==> flow/design.v <==
module UART_TX_CTRL
#(
    parameter [ 1:0] RDY       = 2'b01,
    parameter [ 1:0] LOAD      = 2'b10,
    parameter [ 1:0] SEND      = 2'b11,
    parameter [ 3:0] IDX_MAX   = 10,
    parameter [13:0] TMR_MAX   = 14'b10100010110000  
)
(
    input  wire       CLK,
    input  wire       rst,
    input  wire       send,
    input  wire [7:0] send_data,
    output wire       ready,
    output wire       UART_TX
);
reg         tx_bit;
reg  [ 1:0] tx_state;
reg  [ 9:0] tx_data;
reg  [ 3:0] index;
reg  [13:0] tx_tmr;
wire        bit_done;
always @(posedge CLK) begin : state_transition
    if (rst)
        tx_state <= RDY;
    else
    case (tx_state)
        RDY:
            if (send)
                tx_state <= LOAD;
        LOAD:
            tx_state <= SEND;
        SEND:
            if (bit_done) begin
                if (index == IDX_MAX)
                    tx_state <= RDY;
                else
                    tx_state <= LOAD;
            end
        default:  
            tx_state <= RDY;
    endcase
end
always @(posedge CLK) begin : timing
    if (rst || tx_state == RDY) begin
        tx_tmr <= 14'd0;
    end
    else begin
        if (bit_done)
            tx_tmr <= 14'd0;
        else
            tx_tmr <= tx_tmr + 1;
    end
end
always @(posedge CLK) begin : increment_index
    if (rst || tx_state == RDY)
        index <= 0;
    else if (tx_state == LOAD)
        index <= index + 1;
end
always @(posedge CLK) begin : data_latch
    if (send)
        tx_data <= {1'b1, send_data, 1'b0};
end
always @(posedge CLK) begin : bit0
    if (rst || tx_state == RDY)
        tx_bit <= 1'b1;
    else if (tx_state == LOAD)
        tx_bit <= tx_data[index];
end
assign bit_done = (tx_tmr == TMR_MAX)? 1 : 0;
assign UART_TX   = tx_bit;
assign ready     = (tx_state == RDY)? 1 : 0;
endmodule
module UART_RX_CTRL
#(
    parameter [ 2:0] WAIT_START  = 3'b001,
    parameter [ 2:0] STORE_START = 3'b010,
    parameter [ 2:0] STORE_DATA  = 3'b011,
    parameter [ 2:0] STORE_STOP  = 3'b100,
    parameter [ 2:0] STORE_LAST  = 3'b101,
    parameter [13:0] TMR_MAX     = 14'b10100010110000  
)(
    input  wire        CLK,
    input  wire        rst,
    input  wire        UART_RX,
    output reg  [ 7:0] recv_data,
    output wire        vald_data
);
reg  [ 2:0] rx_reg;
reg  [ 2:0] rx_state;
reg  [13:0] rx_tmr;
reg  [ 2:0] bit_count;
wire        sample_point;
wire        startbit_detected;
always @(posedge CLK) begin : rx_latch_n_shift
    if (rst)
        rx_reg <= 3'd0;
    else
        rx_reg <= {rx_reg[1:0], UART_RX};
end
function set_startbit_detected;
    input state, rx2, rx1;
    begin
        if (state==WAIT_START && rx2==1'b1 && rx1==1'b0)
            set_startbit_detected = 1'b1;
        else
            set_startbit_detected = 1'b0;
    end
endfunction
assign startbit_detected = set_startbit_detected(
                            rx_state,
                            rx_reg[2],
                            rx_reg[1]
                        );
always @(posedge CLK) begin : rx_timer
    if (rst) begin
        rx_tmr <= 14'd0;
    end
    else if (startbit_detected == 1'b1) begin
        rx_tmr <= 14'd0;
    end
    else begin
        if (rx_tmr == TMR_MAX)
            rx_tmr <= 14'd0;
        else
            rx_tmr <= rx_tmr + 14'd1;
    end
end
assign sample_point = (rx_tmr == 14'd0)? 1'b1 : 1'b0;
always @(posedge CLK) begin : state_transition_n_bit_count
    if (rst) begin
        rx_state  <= WAIT_START;
        bit_count <= 3'd0;
    end
    else
    case (rx_state)
        WAIT_START:
            if (startbit_detected == 1'b1) begin
                rx_state <= STORE_START;
                bit_count <= 3'd0;
            end
        STORE_START:
            if (sample_point == 1'b1) begin
                if (rx_reg[1] == 1'b0)
                    rx_state <= STORE_DATA;
                else  
                    rx_state <= WAIT_START;
            end
        STORE_DATA:
            if (sample_point == 1'b1) begin
                recv_data <= {rx_reg[1], recv_data[7:1]};
                if (bit_count == 3'd7)
                    rx_state <= STORE_STOP;
                else
                    bit_count <= bit_count + 3'd1;
            end
        STORE_STOP:
            if (sample_point == 1'b1) begin
                if (rx_reg[1] == 1'b1)
                    rx_state <= STORE_LAST;
                else  
                    rx_state <= WAIT_START;
            end
        STORE_LAST:
            rx_state <= WAIT_START;
        default:  
            rx_state <= WAIT_START;
    endcase
end
assign vald_data = (rx_state == STORE_LAST)? 1'b1 : 1'b0;
endmodule
module FIFO
#(
    parameter ADDR_WIDTH = 8,
    parameter DATA_WIDTH = 8
)
(
    input  wire                  CLK,
    input  wire                  rst,
    input  wire                  w_enable,
    input  wire                  r_enable,
    input  wire [DATA_WIDTH-1:0] w_data,
    output reg  [DATA_WIDTH-1:0] r_data,
    output reg  [ADDR_WIDTH:0]   count
);
reg [ADDR_WIDTH-1:0] w_addr;
reg [ADDR_WIDTH-1:0] r_addr;
reg [DATA_WIDTH-1:0] ram [2**ADDR_WIDTH-1:0];
always @(posedge CLK) begin : dpm
    if (w_enable)
        ram[w_addr] <= w_data;
    if (rst)
        r_data      <= 0;
    else if (r_enable)
        r_data      <= ram[r_addr];
end
always @(posedge CLK) begin : addr
    if (rst) begin
        w_addr <= 0;
        r_addr <= 0;
    end
    else begin
        if (w_enable)
            w_addr <= w_addr + 1'b1;
        if (r_enable)
            r_addr <= r_addr + 1'b1;
    end
end
always @(posedge CLK) begin : count_data
    if (rst)
        count <= 0;
    else
    case ({w_enable, r_enable})
        2'b00: count <= count;
        2'b01: count <= count - 1'b1;
        2'b10: count <= count + 1'b1;
        2'b11: count <= count;
    endcase
end
endmodule
module UART
#(
    parameter [ 2:0] WAIT_ACTI      = 3'b001,
    parameter [ 2:0] SEND_CHAR      = 3'b010,
    parameter [ 2:0] RDY            = 3'b011,
    parameter [ 2:0] WAIT_RDY       = 3'b100,
    parameter [ 3:0] BTN_STR_LEN    = 4'd8,
    parameter [ 1:0] PARROT_STR_LEN = 2'd3,
    parameter        BTN            = 1'b0,
    parameter        PARROT         = 1'b1,
    parameter [13:0] BAUD_TMR_MAX   = 14'd15  
)
(
    input  wire CLK,        
    input  wire rst,        
    input  wire btn_0,      
    output wire UART_TX,    
    input  wire UART_RX     
);
reg  [ 2:0] uart_state;
wire [ 7:0] btn_str        [ 7:0];
reg  [ 3:0] str_idx;
reg         send_mode;
reg         send_char;
wire        send;
reg  [ 7:0] send_data;
wire        ready;
assign send = send_char;
wire [ 7:0] recv_data;
wire        vald_data;
wire        w_enable;
wire        r_enable;
wire [ 7:0] r_data;
wire [ 8:0] count;
assign btn_str[0] = 8'h02;  
assign btn_str[1] = 8'h41;  
assign btn_str[2] = 8'h52;  
assign btn_str[3] = 8'h54;  
assign btn_str[4] = 8'h59;  
assign btn_str[5] = 8'h0D;  
assign btn_str[6] = 8'h0A;  
assign btn_str[7] = 8'h03;  
UART_TX_CTRL #(.TMR_MAX(BAUD_TMR_MAX)) uart_tx_ctrl (
    CLK,
    rst,
    send,
    send_data,
    ready,
    UART_TX
);
UART_RX_CTRL #(.TMR_MAX(BAUD_TMR_MAX)) uart_rx_ctrl (
    CLK,
    rst,
    UART_RX,
    recv_data,
    vald_data
);
assign w_enable = (vald_data == 1'b1 && count < 2**8);
assign r_enable = (count > 0 && uart_state == WAIT_ACTI)? 1 : 0;
FIFO fifo (
    CLK,
    rst,
    w_enable,
    r_enable,
    recv_data,  
    r_data,
    count
);
always @(posedge CLK) begin : state_transition
    if (rst) begin
        uart_state <= WAIT_ACTI;
        send_mode  <= BTN;
    end
    else
    case (uart_state)
        WAIT_ACTI:
            if (r_enable) begin
                uart_state <= SEND_CHAR;
                send_mode  <= PARROT;
            end
            else if (btn_0 == 1'b1) begin
                uart_state <= SEND_CHAR;
                send_mode  <= BTN;
            end
        SEND_CHAR:
            uart_state <= RDY;
        RDY:
            uart_state <= WAIT_RDY;
        WAIT_RDY:
            if (ready == 1'b1) begin
                case (send_mode)
                    PARROT: begin
                        uart_state <= WAIT_ACTI;
                    end
                    BTN: begin
                        if (str_idx == BTN_STR_LEN)
                            uart_state <= WAIT_ACTI;
                        else
                            uart_state <= SEND_CHAR;
                    end
                endcase
            end
        default:  
            uart_state <= WAIT_ACTI;
    endcase
end
always @(posedge CLK) begin : inc_idx
    if (rst || uart_state == WAIT_ACTI)
        str_idx <= 0;
    else if (uart_state == SEND_CHAR)
        str_idx <= str_idx + 1;
end
always @(posedge CLK) begin : char_load
    if (rst) begin
        send_char <= 1'b0;
        send_data <= 0;
    end
    else if (uart_state == SEND_CHAR) begin
        send_char <= 1'b1;
        if (send_mode == PARROT)
            send_data <= r_data;
        else if (send_mode == BTN)
            send_data <= btn_str[str_idx[2:0]];
    end
    else begin
        send_char <= 1'b0;
    end
end
endmodule
## Reports on UART

What the tools print for UART, step after step.
Lines are those of the file above, counted from 1.
Operators: Yosys type, input widths -> output width; for muxes data width and select width s.
The mark - stands for no value.

- Top: UART
- Clock input: CLK
- Cell library: sky130hd
- Corner: tt_025C_1v80

## After elaboration

Yosys after proc, flatten, opt, wreduce and memory -nomap, before mapping. Memory bits, and registers merged into a memory's read port (data or address), are not among the register bits. Print and check cells are not counted. Equal cells are merged and count once.
Yosys's memory passes give these memory sizes; they may raise the number of words (mostly to a power of two), join words into wider ones and drop unused or constant bits.

- Equality and inequality tests: 37
- Shift operators: 1
- Reduce/logical cells: 20
- Multiplexer cells: 37
- Add/sub/neg operators: 9
- $lt $le $gt $ge: 2
- Bitwise gates (word level): 3

Operators with widths:

| kind | number |
|---|---|
| $pmux 8 s8 | 1 |
| $mux 3 | 12 |
| $add 14x1->14 const B | 2 |
| $eq 14x4->1 const B | 2 |
| $eq 3x3->1 const B | 8 |
| $pmux 3 s4 | 2 |
| $mux 8 | 3 |
| $eq 3x2->1 const B | 6 |
| $pmux 9 s2 | 1 |
| $add 8x1->8 const B | 2 |
| $logic_not 14->1 | 1 |
| $ne 2x1->1 const B | 7 |
| $pmux 3 s2 | 2 |
| $shiftx 10x4->1 | 1 |
| $mux 1 | 10 |
| $mux 2 | 5 |
| $eq 3x1->1 const B | 3 |
| $add 9x1->9 const B | 1 |
| $sub 9x1->9 const B | 1 |
| $gt 9x1->1 const B | 1 |
| $lt 9x9->1 const B | 1 |
| $eq 2x2->1 const B | 4 |
| $add 4x1->4 const B | 2 |
| $eq 4x4->1 const B | 2 |
| $reduce_and 2->1 | 3 |
| $pmux 2 s3 | 1 |
| $reduce_and 5->1 | 1 |
| $logic_and 1x1->1 | 4 |

Not listed: further kinds 13, cells in them 20.

- Memory bits (writable): 2048
- Memory cells: 1
- Word width x clocked read ports: 8
- Bits in registers: 102
- Elaborated cells: 128
- Output and inout port bits: 1

Memory list:

| memory | depth | width | rd ports | wr ports | RTL line | source |
|---|---|---|---|---|---|---|
| fifo.ram | 256 | 8 | 1 | 1 | 189 | `reg [DATA_WIDTH-1:0] ram [2**ADDR_WIDTH-1:0];` |

## Longest topological paths

Depth = most cells in a row (Yosys ltp): at word level without a register or memory, in the mapped netlist without a sequential cell, where the memories' decode and read muxes count.

- Depth after elaboration: 5
- ABC_AREA: 0
- Gate-level depth with buffers: 13

## Synthesis result

Source: synth_stat.txt of the flow (Yosys; design flattened, memories mapped). It holds for the ABC_AREA given above (unset counts as 0); a run with the other value may have another netlist.

- Buffers: 245
- Mapped area: 0.084476 mm^2
- Cells in the netlist: 4213
- Flip-flop cells: 2160
- Sequential part of the area: 0.0639013 mm^2

Cell types:

| type | number | total area (um^2) |
|---|---|---|
| sky130_fd_sc_hd__edfxtp_1 | 2064 | 6.2E+04 |
| sky130_fd_sc_hd__mux4_2 | 503 | 1.13E+04 |
| sky130_fd_sc_hd__dfxtp_1 | 96 | 1.92E+03 |
| sky130_fd_sc_hd__mux2i_1 | 156 | 1.56E+03 |
| sky130_fd_sc_hd__nor2_1 | 369 | 1.39E+03 |
| sky130_fd_sc_hd__nand2_1 | 124 | 465.446 |
| sky130_fd_sc_hd__a21oi_1 | 85 | 425.408 |
| sky130_fd_sc_hd__clkbuf_1 | 107 | 401.635 |
| sky130_fd_sc_hd__buf_6 | 30 | 337.824 |
| sky130_fd_sc_hd__ha_1 | 26 | 325.312 |
| sky130_fd_sc_hd__a22oi_1 | 35 | 262.752 |
| sky130_fd_sc_hd__nand3_1 | 52 | 260.25 |
| sky130_fd_sc_hd__buf_2 | 50 | 250.24 |
| sky130_fd_sc_hd__o21ai_0 | 50 | 250.24 |
| sky130_fd_sc_hd__o221ai_1 | 26 | 227.718 |
| sky130_fd_sc_hd__o22ai_1 | 34 | 212.704 |
| sky130_fd_sc_hd__xor2_1 | 23 | 201.443 |
| sky130_fd_sc_hd__xnor2_1 | 21 | 183.926 |

Not listed: further types 52, cells in them 362.
The figures by module come from a second, unflattened synthesis with its own total; it is not the netlist above.

- Cells (unflattened synthesis): 4435
- Area (unflattened synthesis): 0.0849677 mm^2

Rows give one instance, submodules left out.

Modules:

| module | instances | cells | area (mm^2) | sequential area (mm^2) |
|---|---|---|---|---|
| FIFO | 1 | 4072 | 0.0814794 | 0.0621596 |
| UART_RX_CTRL (TMR_MAX=15) | 1 | 136 | 0.0013601 | 0.0007007 |
| UART_TX_CTRL (TMR_MAX=15) | 1 | 127 | 0.0012525 | 0.0006807 |
| UART | 1 | 100 | 0.0008758 | 0.0003603 |

## Path before layout

OpenSTA on the mapped netlist: ideal clock, no wires. The path of least setup slack (recovery checks aside). Input and output delay are each 20% of the period. Register names are those of the netlist, which keeps one name where synthesis merged equal registers.

- Kind: reg2reg
- Start point: register uart_rx_ctrl.recv_data[1]
- End point: memory fifo.ram[0][1]
- Launch time at the first pin: 0.000 ns
- Driving pins on the path: 1
- Data arrival time: 3.240 ns
- Clock period: 10.0 ns
- Path buffers: 0
- Delay of the path: 4.060 ns
- Library setup time: 0.820 ns
- Path slack: 5.940 ns
- Synthesis period reached: 4.06 ns

"delay of the path" = arrival - input delay + setup time.
"driving pins on the path": output pins that drive a net of the path, with the launching flip-flop's if there is one; two outputs of one cell count as two.
"synthesis period reached" is the clock period less the worst setup slack; recovery checks do not enter. This is arithmetic on one report: input and output delays are still those of the set period (20% each).
The rows between start and end are the longest chain of elaborated cells between them; the timing report does not say that the signal goes this way. Where chains are equally long, one stands for them.
A line is the first line of the expression or statement that the cell stems from. Yosys adds cells for indexed reads and writes and turns some case tables into memories.

- Path through: sky130_fd_sc_hd__edfxtp_1
- Cells in the longest elaborated chain: 1
- Elaborated cells between the ends (all ways): 1
- RTL lines with such cells: 1

RTL lines, path post-synthesis:

| item | RTL line | source |
|---|---|---|
| start, declared | 87 | `output reg  [ 7:0] recv_data,` |
| start, assigned | 152 | `recv_data <= {rx_reg[1], recv_data[7:1]};` |
| $mux 8 | 191 | `if (w_enable)` |
| end, declared | 189 | `reg [DATA_WIDTH-1:0] ram [2**ADDR_WIDTH-1:0];` |

## Timing after layout

Path of least setup slack in the final report of flow run A (OpenROAD, finished layout, wires in). Where an end is a register, its clock arrival counts in the times.

- Kind: reg2reg
- Start point: register fifo.r_addr[2]
- End point: register fifo.r_data[4]
- Data arrival time: 5.11 ns
- Library setup time: 0.06 ns
- Clock period: 6.77 ns
- Path slack: 2.38 ns
- Launch time at the first pin: 0.78 ns
- Driving pins on the path: 13
- Path buffers: 5

- Path through: sky130_fd_sc_hd__dfxtp_4 sky130_fd_sc_hd__buf_4 sky130_fd_sc_hd__buf_4 sky130_fd_sc_hd__nor2b_4 sky130_fd_sc_hd__buf_8 sky130_fd_sc_hd__buf_16 sky130_fd_sc_hd__buf_4 sky130_fd_sc_hd__a22oi_1 sky130_fd_sc_hd__a21oi_1 sky130_fd_sc_hd__or4_1 sky130_fd_sc_hd__nor3_1 sky130_fd_sc_hd__nor3_1 sky130_fd_sc_hd__a211o_1

RTL lines, path after layout:

| item | RTL line | source |
|---|---|---|
| start, declared | 188 | `reg [ADDR_WIDTH-1:0] r_addr;` |
| start, assigned | 201 | `r_addr <= 0;` |
| start, assigned | 207 | `r_addr <= r_addr + 1'b1;` |
| end, declared | 184 | `output reg  [DATA_WIDTH-1:0] r_data,` |

No chain of elaborated cells between the ends is given.

Wiki page: UART / flow data

Flow measurements of UART on sky130hd: 3 stored runs with different settings, listed in no order. Input and output delays are each 20% of the period that was set; the output load is 0.01 pF.
"achieved period" means the clock period less the worst setup slack. The figure is calculated, with input and output delays left at 20% of the set period.
"worst setup path time" means the part of the period allowed to the worst setup path (the constraints hold back 20% at inputs and 20% at outputs) less its slack; where the path has registers, the arrival times of their clocks count too.
"power consumption" rests on the timing tool's default activity at the inputs, not on a simulated workload.

### Flow run A

Settings: `CELL_PAD_IN_SITES_DETAIL_PLACEMENT=1`, `CORE_UTILIZATION=40`, `CTS_CLUSTER_DIAMETER=270`, `CTS_CLUSTER_SIZE=64`, `GPL_ROUTABILITY_DRIVEN=0`, `MAX_ROUTING_LAYER=met4`, `SETUP_SLACK_MARGIN=0.14`, `SLEW_MARGIN=35`, `period_ns=6.77`, `CAP_MARGIN=20`, `CORE_MARGIN=2`

- Achieved period: 4.392 ns
- Summed negative setup slack: 0.000 ns
- Worst setup path time: 4.39 ns
- Type of the worst setup path: reg2reg
- Worst-case hold slack: 0.460 ns
- Die outline area: 0.214883 mm^2
- Standard-cell area of the final layout: 0.0892406 mm^2
- Post-synthesis cell area: 0.084476 mm^2
- Power consumption: 25.026 mW
- Worst setup slack after layout: 2.378 ns
- Utilization in the final report: 0.425

### Flow run B

Settings: `CORE_ASPECT_RATIO=1.34`, `CTS_CLUSTER_DIAMETER=306`, `GPL_ROUTABILITY_DRIVEN=0`, `PLACE_DENSITY_LB_ADDON=0.23`, `period_ns=10.0`, `CAP_MARGIN=20`, `CORE_MARGIN=2`, `CORE_UTILIZATION=40`, `SLEW_MARGIN=20`

- Achieved period: 4.664 ns
- Summed negative setup slack: 0.000 ns
- Worst setup path time: 4.66 ns
- Type of the worst setup path: reg2reg
- Worst-case hold slack: 0.430 ns
- Die outline area: 0.214921 mm^2
- Standard-cell area of the final layout: 0.0942154 mm^2
- Post-synthesis cell area: 0.084476 mm^2
- Power consumption: 21.353 mW
- Worst setup slack after layout: 5.336 ns
- Utilization in the final report: 0.448

### Flow run C

Settings: `CAP_MARGIN=40`, `CELL_PAD_IN_SITES_DETAIL_PLACEMENT=1`, `CORE_ASPECT_RATIO=1.34`, `CORE_MARGIN=7`, `CTS_CLUSTER_DIAMETER=306`, `GPL_ROUTABILITY_DRIVEN=0`, `PLACE_DENSITY_LB_ADDON=0.3`, `SETUP_SLACK_MARGIN=-0.67`, `period_ns=10.0`, `CORE_UTILIZATION=40`, `SLEW_MARGIN=20`

- Achieved period: 4.516 ns
- Summed negative setup slack: 0.000 ns
- Worst setup path time: 4.52 ns
- Type of the worst setup path: reg2reg
- Worst-case hold slack: 0.432 ns
- Die outline area: 0.224391 mm^2
- Standard-cell area of the final layout: 0.0955591 mm^2
- Post-synthesis cell area: 0.084476 mm^2
- Power consumption: 21.155 mW
- Worst setup slack after layout: 5.484 ns
- Utilization in the final report: 0.454
